==> flow/design.v <==
`timescale 1ns / 1ps
module ALU_microprocessor (
  input      [ 5:0]   alu_ctrl  ,
  input      [31:0]   in_1      ,
  input      [31:0]   in_2      ,
  input               alu_clk   ,
  output reg [31:0]   alu_rslt  ,
  output     [ 4:0]   alu_checks             
);
reg             N;                           
reg             Z;                           
reg             C;                           
reg             V;                           
reg             P;                           
always @(posedge alu_clk) begin
  case(alu_ctrl)
    5'd0 :  begin   
      {C,alu_rslt} = in_1 + in_2;            
      Z            = (alu_rslt==32'b0);
      N            = alu_rslt[31];
      V            = in_1[31]&&(in_2[31])&&(!alu_rslt[31]) || (!in_1[31])&&(!in_2[31])&&alu_rslt[31];
      P            = ^alu_rslt;
    end
    5'd1 :  begin   
      {C,alu_rslt} = in_1 + (-in_2);         
      C            = !C;
      Z            = (alu_rslt==32'b0);
      N            = alu_rslt[31];
      V            = in_1[31]&&(!in_2[31])&&(!alu_rslt[31]) || (!in_1[31])&&(in_2[31])&&alu_rslt[31];
      P            = ^alu_rslt;
    end
    5'd2 :  begin
      alu_rslt = in_1;                       
      Z        = (alu_rslt==32'b0);
      N        = alu_rslt[31];
      V        = 0;    
      C        = 0;
      P        = ^alu_rslt;
    end
     5'd3 :  begin
      alu_rslt = in_2;                       
      Z        = (alu_rslt==32'b0);
      N        = alu_rslt[31];
      V        = 0;    
      C        = 0;
      P        = ^alu_rslt;
    end
     5'd4 :  begin
      {C,alu_rslt} = in_1 + 1;               
      Z        = (alu_rslt==32'b0);
      N        = alu_rslt[31];
      V        = 0;
      P        = ^alu_rslt;    
    end
    5'd5 :  begin
      {C,alu_rslt} = in_2 + 1;               
      Z        = (alu_rslt==32'b0);
      N        = alu_rslt[31];
      V        = 0;   
      P        = ^alu_rslt; 
    end
    5'd6 :  begin
      alu_rslt = in_1 - 1;                   
      Z        = (alu_rslt==32'b0);
      N        = alu_rslt[31];
      V        = 0;    
      C        = alu_rslt[31];
      P        = ^alu_rslt;
    end
    5'd7 :  begin
      alu_rslt = in_2 - 1;                   
      Z        = (alu_rslt==32'b0);
      N        = alu_rslt[31];
      V        = 0;    
      C        = alu_rslt[31];
      P        = ^alu_rslt;
    end
    5'd8 :  begin   
      alu_rslt = in_1 & in_2;                
      Z        = (alu_rslt==32'b0);
      N        = alu_rslt[31];
      C        = 0;                          
      V        = 0;                          
      P        = ^alu_rslt;
    end
    5'd9 :  begin  
      alu_rslt = in_1 | in_2;                
      Z        = (alu_rslt==32'b0);
      N        = alu_rslt[31];
      V        = 0;                          
      C        = 0;                          
      P        = ^alu_rslt;
    end
    5'd10:  begin  
      alu_rslt = ~(in_1 & in_2);             
      Z        = (alu_rslt==32'b0);
      N        = alu_rslt[31];
      V        = 0;                          
      C        = 0;                          
      P        = ^alu_rslt;
    end
    5'd11:  begin  
      alu_rslt = ~(in_1 | in_2);             
      Z        = (alu_rslt==32'b0);
      N        = alu_rslt[31];
      V        = 0;                          
      C        = 0;                          
      P        = ^alu_rslt;
    end
    5'd12:  begin  
      alu_rslt = ~(in_1 ^ in_2);             
      Z        = (alu_rslt==32'b0);
      N        = alu_rslt[31];
      V        = 0;                          
      C        = 0;                          
      P        = ^alu_rslt;
    end
    5'd13:  begin  
      alu_rslt = in_1 ^ in_2;                
      Z        = (alu_rslt==32'b0);
      N        = alu_rslt[31];
      V        = 0;                          
      C        = 0;                          
      P        = ^alu_rslt;
    end
    5'd14:  begin  
      alu_rslt = ~in_1;                      
      Z        = (alu_rslt==32'b0);
      N        = alu_rslt[31];
      V        = 0;                          
      C        = 0;                          
      P        = ^alu_rslt;
    end
    5'd15:  begin  
      alu_rslt = ~in_2;                      
      Z        = (alu_rslt==32'b0);
      N        = alu_rslt[31];
      V        = 0;                          
      C        = 0;                          
      P        = ^alu_rslt;
    end
    5'd16:  begin
      alu_rslt = in_1 << 1;                  
      Z        = (alu_rslt==32'b0);
      N        = alu_rslt[31];
      V        = 0;                          
      C        = alu_rslt[31];
      P        = ^alu_rslt;
    end
    5'd17:  begin
      alu_rslt = in_2 << 1;                  
      Z        = (alu_rslt==32'b0);
      N        = alu_rslt[31];
      V        = 0;                          
      C        = alu_rslt[31];
      P        = ^alu_rslt;
    end
    5'd18:  begin
      alu_rslt = in_1 >> 1;                  
      Z        = (alu_rslt==32'b0);
      N        = alu_rslt[31];
      V        = 0;                          
      C        = alu_rslt[0];
      P        = ^alu_rslt;
    end
    5'd19:  begin
      alu_rslt = in_1 >> 1;                  
      Z        = (alu_rslt==32'b0);
      N        = alu_rslt[31];
      V        = 0;                          
      C        = alu_rslt[0];
      P        = ^alu_rslt;
    end
    5'd20:  begin
      alu_rslt = {in_1[30:0], in_1[31]};     
      Z        = (alu_rslt==32'b0);
      N        = 0;                          
      V        = 0;                          
      C        = 0;                          
      P        = ^alu_rslt;
    end
    5'd21:  begin
      alu_rslt = {in_2[30:0], in_2[31]};     
      Z        = (alu_rslt==32'b0);
      N        = 0;                          
      V        = 0;                          
      C        = 0;                          
      P        = ^alu_rslt;
    end
    5'd22:  begin
      alu_rslt = {in_1[0], in_1[31:1]};      
      Z        = (alu_rslt==32'b0);
      N        = 0;                          
      V        = 0;                          
      C        = 0;                          
      P        = ^alu_rslt;
    end
    5'd23:  begin
      alu_rslt = {in_2[0], in_2[31:1]};      
      Z        = (alu_rslt==32'b0);
      N        = 0;                          
      V        = 0;                          
      C        = 0;                          
      P        = ^alu_rslt;
    end
    default:  begin                          
      alu_rslt = 0; 
      {P,N,Z,C,V}= 5'b00100;                    
    end
  endcase  
end  
assign alu_checks = {P,V,Z,C,N};               
endmodule  
# Tool chain data of ALU_microprocessor
# Module ALU_microprocessor before and after one edit of its RTL, step after step.
# "before" refers to lines of the RTL above, "after" to lines of the edited file.
# "delta" is "after" less "before", of the values as shown; "rel_change_pct" is that difference over "before", in percent.
# Cell names lack the library's common part.
# Not given: -
[setup] top_module="ALU_microprocessor" clock_port="alu_clk" library="sky130hd" pvt_corner="tt_025C_1v80"

# The edit
# Unified diff, file above to edited file.
# A script made this edit. It changes what the design does and was not meant as an optimisation.
# begin of diff
@@ -2,5 +2,5 @@
 module ALU_microprocessor (
   input      [ 5:0]   alu_ctrl  ,
-  input      [31:0]   in_1      ,
+  input      [31:0]   in_1_pad      ,
   input      [31:0]   in_2      ,
   input               alu_clk   ,
@@ -8,4 +8,6 @@
   output     [ 4:0]   alu_checks             
 );
+reg [31:0] in_1;
+always @(posedge alu_clk) in_1 <= in_1_pad;
 reg             N;                           
 reg             Z;                           
# end of diff

# After elaboration
# Counts by Yosys on the flattened word-level netlist (proc, flatten, opt, wreduce; memories kept). Register bits leave out memories and registers merged into their read ports (data or address); mux counts leave out enables and synchronous resets folded into registers. Print and check cells are left out.
[word_totals] item="regBits" before=37 after=69 delta=32 rel_change_pct=86.49
[word_totals] item="elab_cells" before=111 after=112 delta=1 rel_change_pct=0.90
[word_totals] item="out_inout_bits" before=37 after=37 delta=0 rel_change_pct=0.00
[op_classes] item="n_eq" before=23 after=23 delta=0 rel_change_pct=0.00
[op_classes] item="add_sub_neg" before=7 after=7 delta=0 rel_change_pct=0.00
[op_classes] item="n_logic" before=8 after=8 delta=0 rel_change_pct=0.00
[op_classes] item="n_mux" before=6 after=6 delta=0 rel_change_pct=0.00
[op_classes] item="reduce_logical" before=61 after=61 delta=0 rel_change_pct=0.00
# Unchanged operator kinds not shown: 28.

# Longest topological paths
# Longest topological path by Yosys (ltp), each cell counted once; first at word level (registers and memories cut), then after technology mapping (sequential cells cut; the memories' decode and read muxes count).
[depth] item="ltp_word" before=6 after=6 delta=0 rel_change_pct=0.00
[depth] item="abc_area" before="0" after="0"
[depth] item="mapped_depth" before=22 after=24 delta=2 rel_change_pct=9.09
[depth] item="depth_no_buf" before=21 after=22 delta=1 rel_change_pct=4.76

# Mapped cells and area
# Yosys stat after the flow's synthesis: flattened, memories mapped to cells. It holds for the ABC_AREA given above (unset counts as 0); a run with the other value may have another netlist.
[by_type] type="nor2_1" before=133 after=165 delta=32 rel_change_pct=24.06
[by_type] type="dfxtp_1" before=37 after=69 delta=32 rel_change_pct=86.49
[by_type] type="clkbuf_1" before=64 after=87 delta=23 rel_change_pct=35.94
[by_type] type="buf_2" before=35 after=14 delta=-21 rel_change_pct=-60.00
[by_type] type="a22oi_1" before=22 after=33 delta=11 rel_change_pct=50.00
[by_type] type="a221oi_1" before=26 after=36 delta=10 rel_change_pct=38.46
[by_type] type="a211oi_1" before=22 after=13 delta=-9 rel_change_pct=-40.91
[by_type] type="nor4_1" before=28 after=20 delta=-8 rel_change_pct=-28.57
[by_type] type="a222oi_1" before=23 after=15 delta=-8 rel_change_pct=-34.78
[by_type] type="o21ai_0" before=103 after=96 delta=-7 rel_change_pct=-6.80
[by_type] type="a21boi_0" before=3 after=10 delta=7 rel_change_pct=233.33
[by_type] type="xnor2_1" before=379 after=373 delta=-6 rel_change_pct=-1.58
[by_type] type="nand4_1" before=75 after=81 delta=6 rel_change_pct=8.00
[by_type] type="and2_1" before=6 after=12 delta=6 rel_change_pct=100.00
[by_type] type="o21bai_1" before=2 after=8 delta=6 rel_change_pct=300.00
[by_type] type="xor2_1" before=27 after=32 delta=5 rel_change_pct=18.52
[by_type] type="buf_1" before=15 after=10 delta=-5 rel_change_pct=-33.33
[by_type] type="nor2b_1" before=8 after=13 delta=5 rel_change_pct=62.50
# Unchanged cell types not shown: 11.
# The list need not be complete.
[mapped] item="synth_area_um2" before=18057.3 after=19017.0 delta=959.7 rel_change_pct=5.31
[mapped] item="flip_flops" before=37 after=69 delta=32 rel_change_pct=86.49
[mapped] item="buffers" before=123 after=116 delta=-7 rel_change_pct=-5.69
[mapped] item="sequential_area_um2" before=740.7 after=1381.3 delta=640.6 rel_change_pct=86.49
[mapped] item="mapped_cells" before=2342 after=2438 delta=96 rel_change_pct=4.10

# Timing after synthesis
# OpenSTA on the mapped netlist: ideal clock, no wires. The path of least setup slack (recovery checks aside). Input and output delay are each 20% of the period. Register names are those of the netlist, which keeps one name where synthesis merged equal registers.
[synth_timing] item="path_type" before="in2reg" after="in2reg"
[synth_timing] item="startpoint" before="in in_1[2]" after="in in_2[2]"
[synth_timing] item="endpoint" before="reg P" after="reg P"
[synth_timing] item="input_delay_ns" before=1.400 after=1.400 delta=0.000 rel_change_pct=0.00
[synth_timing] item="path_delay_ns" before=4.320 after=4.462 delta=0.142 rel_change_pct=3.29
[synth_timing] item="arrival_ns" before=5.587 after=5.717 delta=0.130 rel_change_pct=2.33
[synth_timing] item="launch_ns" before=1.400 after=1.400 delta=0.000 rel_change_pct=0.00
[synth_timing] item="clock_period_ns" before=7.0 after=7.0 delta=0.0 rel_change_pct=0.00
[synth_timing] item="required_time_ns" before=6.867 after=6.855 delta=-0.012 rel_change_pct=-0.17
[synth_timing] item="setup_ns" before=0.133 after=0.145 delta=0.012
[synth_timing] item="path_stages" before=21 after=24 delta=3 rel_change_pct=14.29
[synth_timing] item="setup_slack_ns" before=1.279 after=1.138 delta=-0.141
[synth_timing] item="period_less_setup_slack_ns" before=5.721 after=5.862 delta=0.141 rel_change_pct=2.46
# "path_delay_ns" is the arrival time less input delay plus setup time.
# "path_stages": output pins that drive a net of the path, with the launching flip-flop's if there is one; two outputs of one cell count as two.
# "period_less_setup_slack_ns" = period - worst setup slack (recovery checks aside). The figure is calculated, with input and output delays left at 20% of the set period.
# Between the ends stands the longest chain of elaborated cells between them, by number of cells; it is not shown to be the way that was timed. Of several equally long chains one is given.
# A line is the first line of the expression or statement that the cell stems from. Yosys adds cells for indexed reads and writes and turns some case tables into memories.
# At most two assigning lines are given for a register; there are more.
[synth_via_before] cell_sequence="clkbuf_1 > inv_1 > ha_1 > ha_1 > a221oi_2 > o211ai_1 > a221oi_2 > o21ai_2 > o31ai_4 > a41o_1 > o21ai_0 > xnor2_1 > ha_1 > xnor2_1 > xnor2_1 > xnor2_1 > xnor2_1 > a32oi_1 > o21ai_0 > nor4_1 > o211ai_2" elab_chain_cells=4 cells_between=26 cone_classes="4 x add/sub; 1 x mux; 7 x logic; 14 x reduce/logical"
[synth_rtl_before] item="start, declared" line_no=4 text="input      [31:0]   in_1      ,"
[synth_rtl_before] item="32-bit bitwise XOR" line_no=111 text="alu_rslt = ~(in_1 ^ in_2);"
[synth_rtl_before] item="32-bit NOT" line_no=111
[synth_rtl_before] item="32-bit XOR reduction" line_no=116 text="P        = ^alu_rslt;"
[synth_rtl_before] item="1-bit case mux with 19-bit select" line_no=16 text="case(alu_ctrl)"
[synth_rtl_before] item="end, assigned" line_no=22 text="P            = ^alu_rslt;"
[synth_rtl_before] item="end, assigned" line_no=30 text="P            = ^alu_rslt;"
[synth_rtl_before] item="end, declared" line_no=14 text="reg             P;"
[synth_via_after] cell_sequence="clkbuf_1 > inv_1 > ha_1 > buf_2 > inv_1 > ha_1 > a221oi_2 > o221ai_1 > a311o_1 > a31oi_2 > nor3_1 > a21oi_1 > o21bai_1 > xnor2_1 > ha_1 > xor2_1 > xnor2_1 > xnor2_1 > xnor2_1 > o22ai_1 > nor3_1 > o221ai_1 > nor3_1 > o311ai_0" elab_chain_cells=4 cells_between=26 cone_classes="5 x add/sub; 1 x mux; 7 x logic; 13 x reduce/logical"
[synth_rtl_after] item="start, declared" line_no=5 text="input      [31:0]   in_2      ,"
[synth_rtl_after] item="32-bit negator with 33-bit output" line_no=27 text="{C,alu_rslt} = in_1 + (-in_2);"
[synth_rtl_after] item="32-bit by 33-bit adder with 33-bit output" line_no=27
[synth_rtl_after] item="32-bit XOR reduction" line_no=32 text="P            = ^alu_rslt;"
[synth_rtl_after] item="1-bit case mux with 19-bit select" line_no=18 text="case(alu_ctrl)"
[synth_rtl_after] item="end, assigned" line_no=24 text="P            = ^alu_rslt;"
[synth_rtl_after] item="end, assigned" line_no=32
[synth_rtl_after] item="end, declared" line_no=16 text="reg             P;"

# Path in the finished layout
# From the final timing report of the runs of pair A: the path of least setup slack in the routed layout; clock arrival at registers is part of the times.
[layout_timing] item="path_type" before="in2reg" after="in2reg"
[layout_timing] item="startpoint" before="in in_2[1]" after="in in_2[0]"
[layout_timing] item="endpoint" before="reg P" after="reg P"
[layout_timing] item="setup_ns" before=0.12 after=0.14 delta=0.02
[layout_timing] item="required_time_ns" before=7.09 after=7.15 delta=0.06 rel_change_pct=0.85
[layout_timing] item="input_delay_ns" before=1.37 after=1.37 delta=0.00 rel_change_pct=0.00
[layout_timing] item="launch_ns" before=1.37 after=1.37 delta=0.00 rel_change_pct=0.00
[layout_timing] item="clock_period_ns" before=6.87 after=6.87 delta=0.00 rel_change_pct=0.00
[layout_timing] item="arrival_ns" before=6.76 after=6.73 delta=-0.03 rel_change_pct=-0.44
[layout_timing] item="path_stages" before=19 after=26 delta=7 rel_change_pct=36.84
[layout_timing] item="setup_slack_ns" before=0.33 after=0.41 delta=0.08
# Between the ends stands the longest chain of elaborated cells between them, by number of cells; it is not shown to be the way that was timed. Of several equally long chains one is given.
# At most two assigning lines are given for a register; there are more.
[layout_via_before] cell_sequence="clkdlybuf4s50_1 > inv_1 > ha_1 > a211o_1 > o211ai_1 > o31ai_1 > o21ba_2 > o41ai_4 > o31ai_2 > xnor2_1 > ha_1 > xor2_1 > xnor2_1 > xnor2_1 > xnor2_1 > a32oi_1 > o21ai_0 > nor4_1 > o211ai_2" elab_chain_cells=4 cells_between=26 cone_classes="5 x add/sub; 1 x mux; 7 x logic; 13 x reduce/logical"
[layout_rtl_before] item="start, declared" line_no=5 text="input      [31:0]   in_2      ,"
[layout_rtl_before] item="32-bit negator with 33-bit output" line_no=25 text="{C,alu_rslt} = in_1 + (-in_2);"
[layout_rtl_before] item="32-bit by 33-bit adder with 33-bit output" line_no=25
[layout_rtl_before] item="32-bit XOR reduction" line_no=30 text="P            = ^alu_rslt;"
[layout_rtl_before] item="1-bit case mux with 19-bit select" line_no=16 text="case(alu_ctrl)"
[layout_rtl_before] item="end, assigned" line_no=22 text="P            = ^alu_rslt;"
[layout_rtl_before] item="end, assigned" line_no=30
[layout_rtl_before] item="end, declared" line_no=14 text="reg             P;"
[layout_via_after] cell_sequence="clkdlybuf4s50_1 > ha_1 > inv_1 > fa_1 > a221oi_2 > buf_4 > o221ai_1 > o311ai_0 > buf_4 > a31o_2 > a21oi_1 > a21oi_1 > o21ai_0 > xnor2_1 > ha_1 > xor2_1 > xnor2_1 > xnor2_1 > xnor2_1 > buf_4 > o22ai_1 > nor3_2 > buf_4 > o221ai_1 > nor3_1 > o311ai_0" elab_chain_cells=4 cells_between=26 cone_classes="5 x add/sub; 1 x mux; 7 x logic; 13 x reduce/logical"
[layout_rtl_after] item="start, declared" line_no=5 text="input      [31:0]   in_2      ,"
[layout_rtl_after] item="32-bit negator with 33-bit output" line_no=27 text="{C,alu_rslt} = in_1 + (-in_2);"
[layout_rtl_after] item="32-bit by 33-bit adder with 33-bit output" line_no=27
[layout_rtl_after] item="32-bit XOR reduction" line_no=32 text="P            = ^alu_rslt;"
[layout_rtl_after] item="1-bit case mux with 19-bit select" line_no=18 text="case(alu_ctrl)"
[layout_rtl_after] item="end, assigned" line_no=24 text="P            = ^alu_rslt;"
[layout_rtl_after] item="end, assigned" line_no=32
[layout_rtl_after] item="end, declared" line_no=16 text="reg             P;"

# Measured runs
# Runs of the flow (Yosys, OpenROAD) on both versions; the two runs of a pair have the same settings. The constraints put input and output delay at 20% of the set period each and load the outputs with 0.01 pF.
[flow_settings_pair_A] period_ns=6.87 CAP_MARGIN=20 CORE_MARGIN=2 CORE_UTILIZATION=40 SLEW_MARGIN=20
[measured_pair_A] item="die_um2" before=46859.3 after=49301.8 delta=2442.5 rel_change_pct=5.21
[measured_pair_A] item="layout_utilization_pct" before=47.0 after=48.0 delta=1.0
[measured_pair_A] item="worst_hold_slack_ns" before=1.876 after=0.776 delta=-1.100
[measured_pair_A] item="fin_tns_ns" before=0.000 after=0.000 delta=0.000
[measured_pair_A] item="setup_ws_ns" before=0.328 after=0.413 delta=0.085
[measured_pair_A] item="yosys.chip_area_um2" before=18057.3 after=19017.0 delta=959.7 rel_change_pct=5.31
[flow_settings_pair_B] ABC_AREA=0 CORE_UTILIZATION=36 CTS_CLUSTER_DIAMETER=40 CTS_CLUSTER_SIZE=53 PLACE_DENSITY_LB_ADDON=0.22 SETUP_SLACK_MARGIN=2.19 TNS_END_PERCENT=60 period_ns=12.4 CAP_MARGIN=20 CORE_MARGIN=2 SLEW_MARGIN=20
[measured_pair_B] item="die_um2" before=51965.8 after=54678.8 delta=2713.0 rel_change_pct=5.22
[measured_pair_B] item="layout_utilization_pct" before=40.1 after=40.5 delta=0.4
[measured_pair_B] item="worst_hold_slack_ns" before=2.840 after=0.785 delta=-2.055
[measured_pair_B] item="fin_tns_ns" before=0.000 after=0.000 delta=0.000
[measured_pair_B] item="setup_ws_ns" before=3.676 after=3.572 delta=-0.104
[measured_pair_B] item="yosys.chip_area_um2" before=18057.3 after=19017.0 delta=959.7 rel_change_pct=5.31
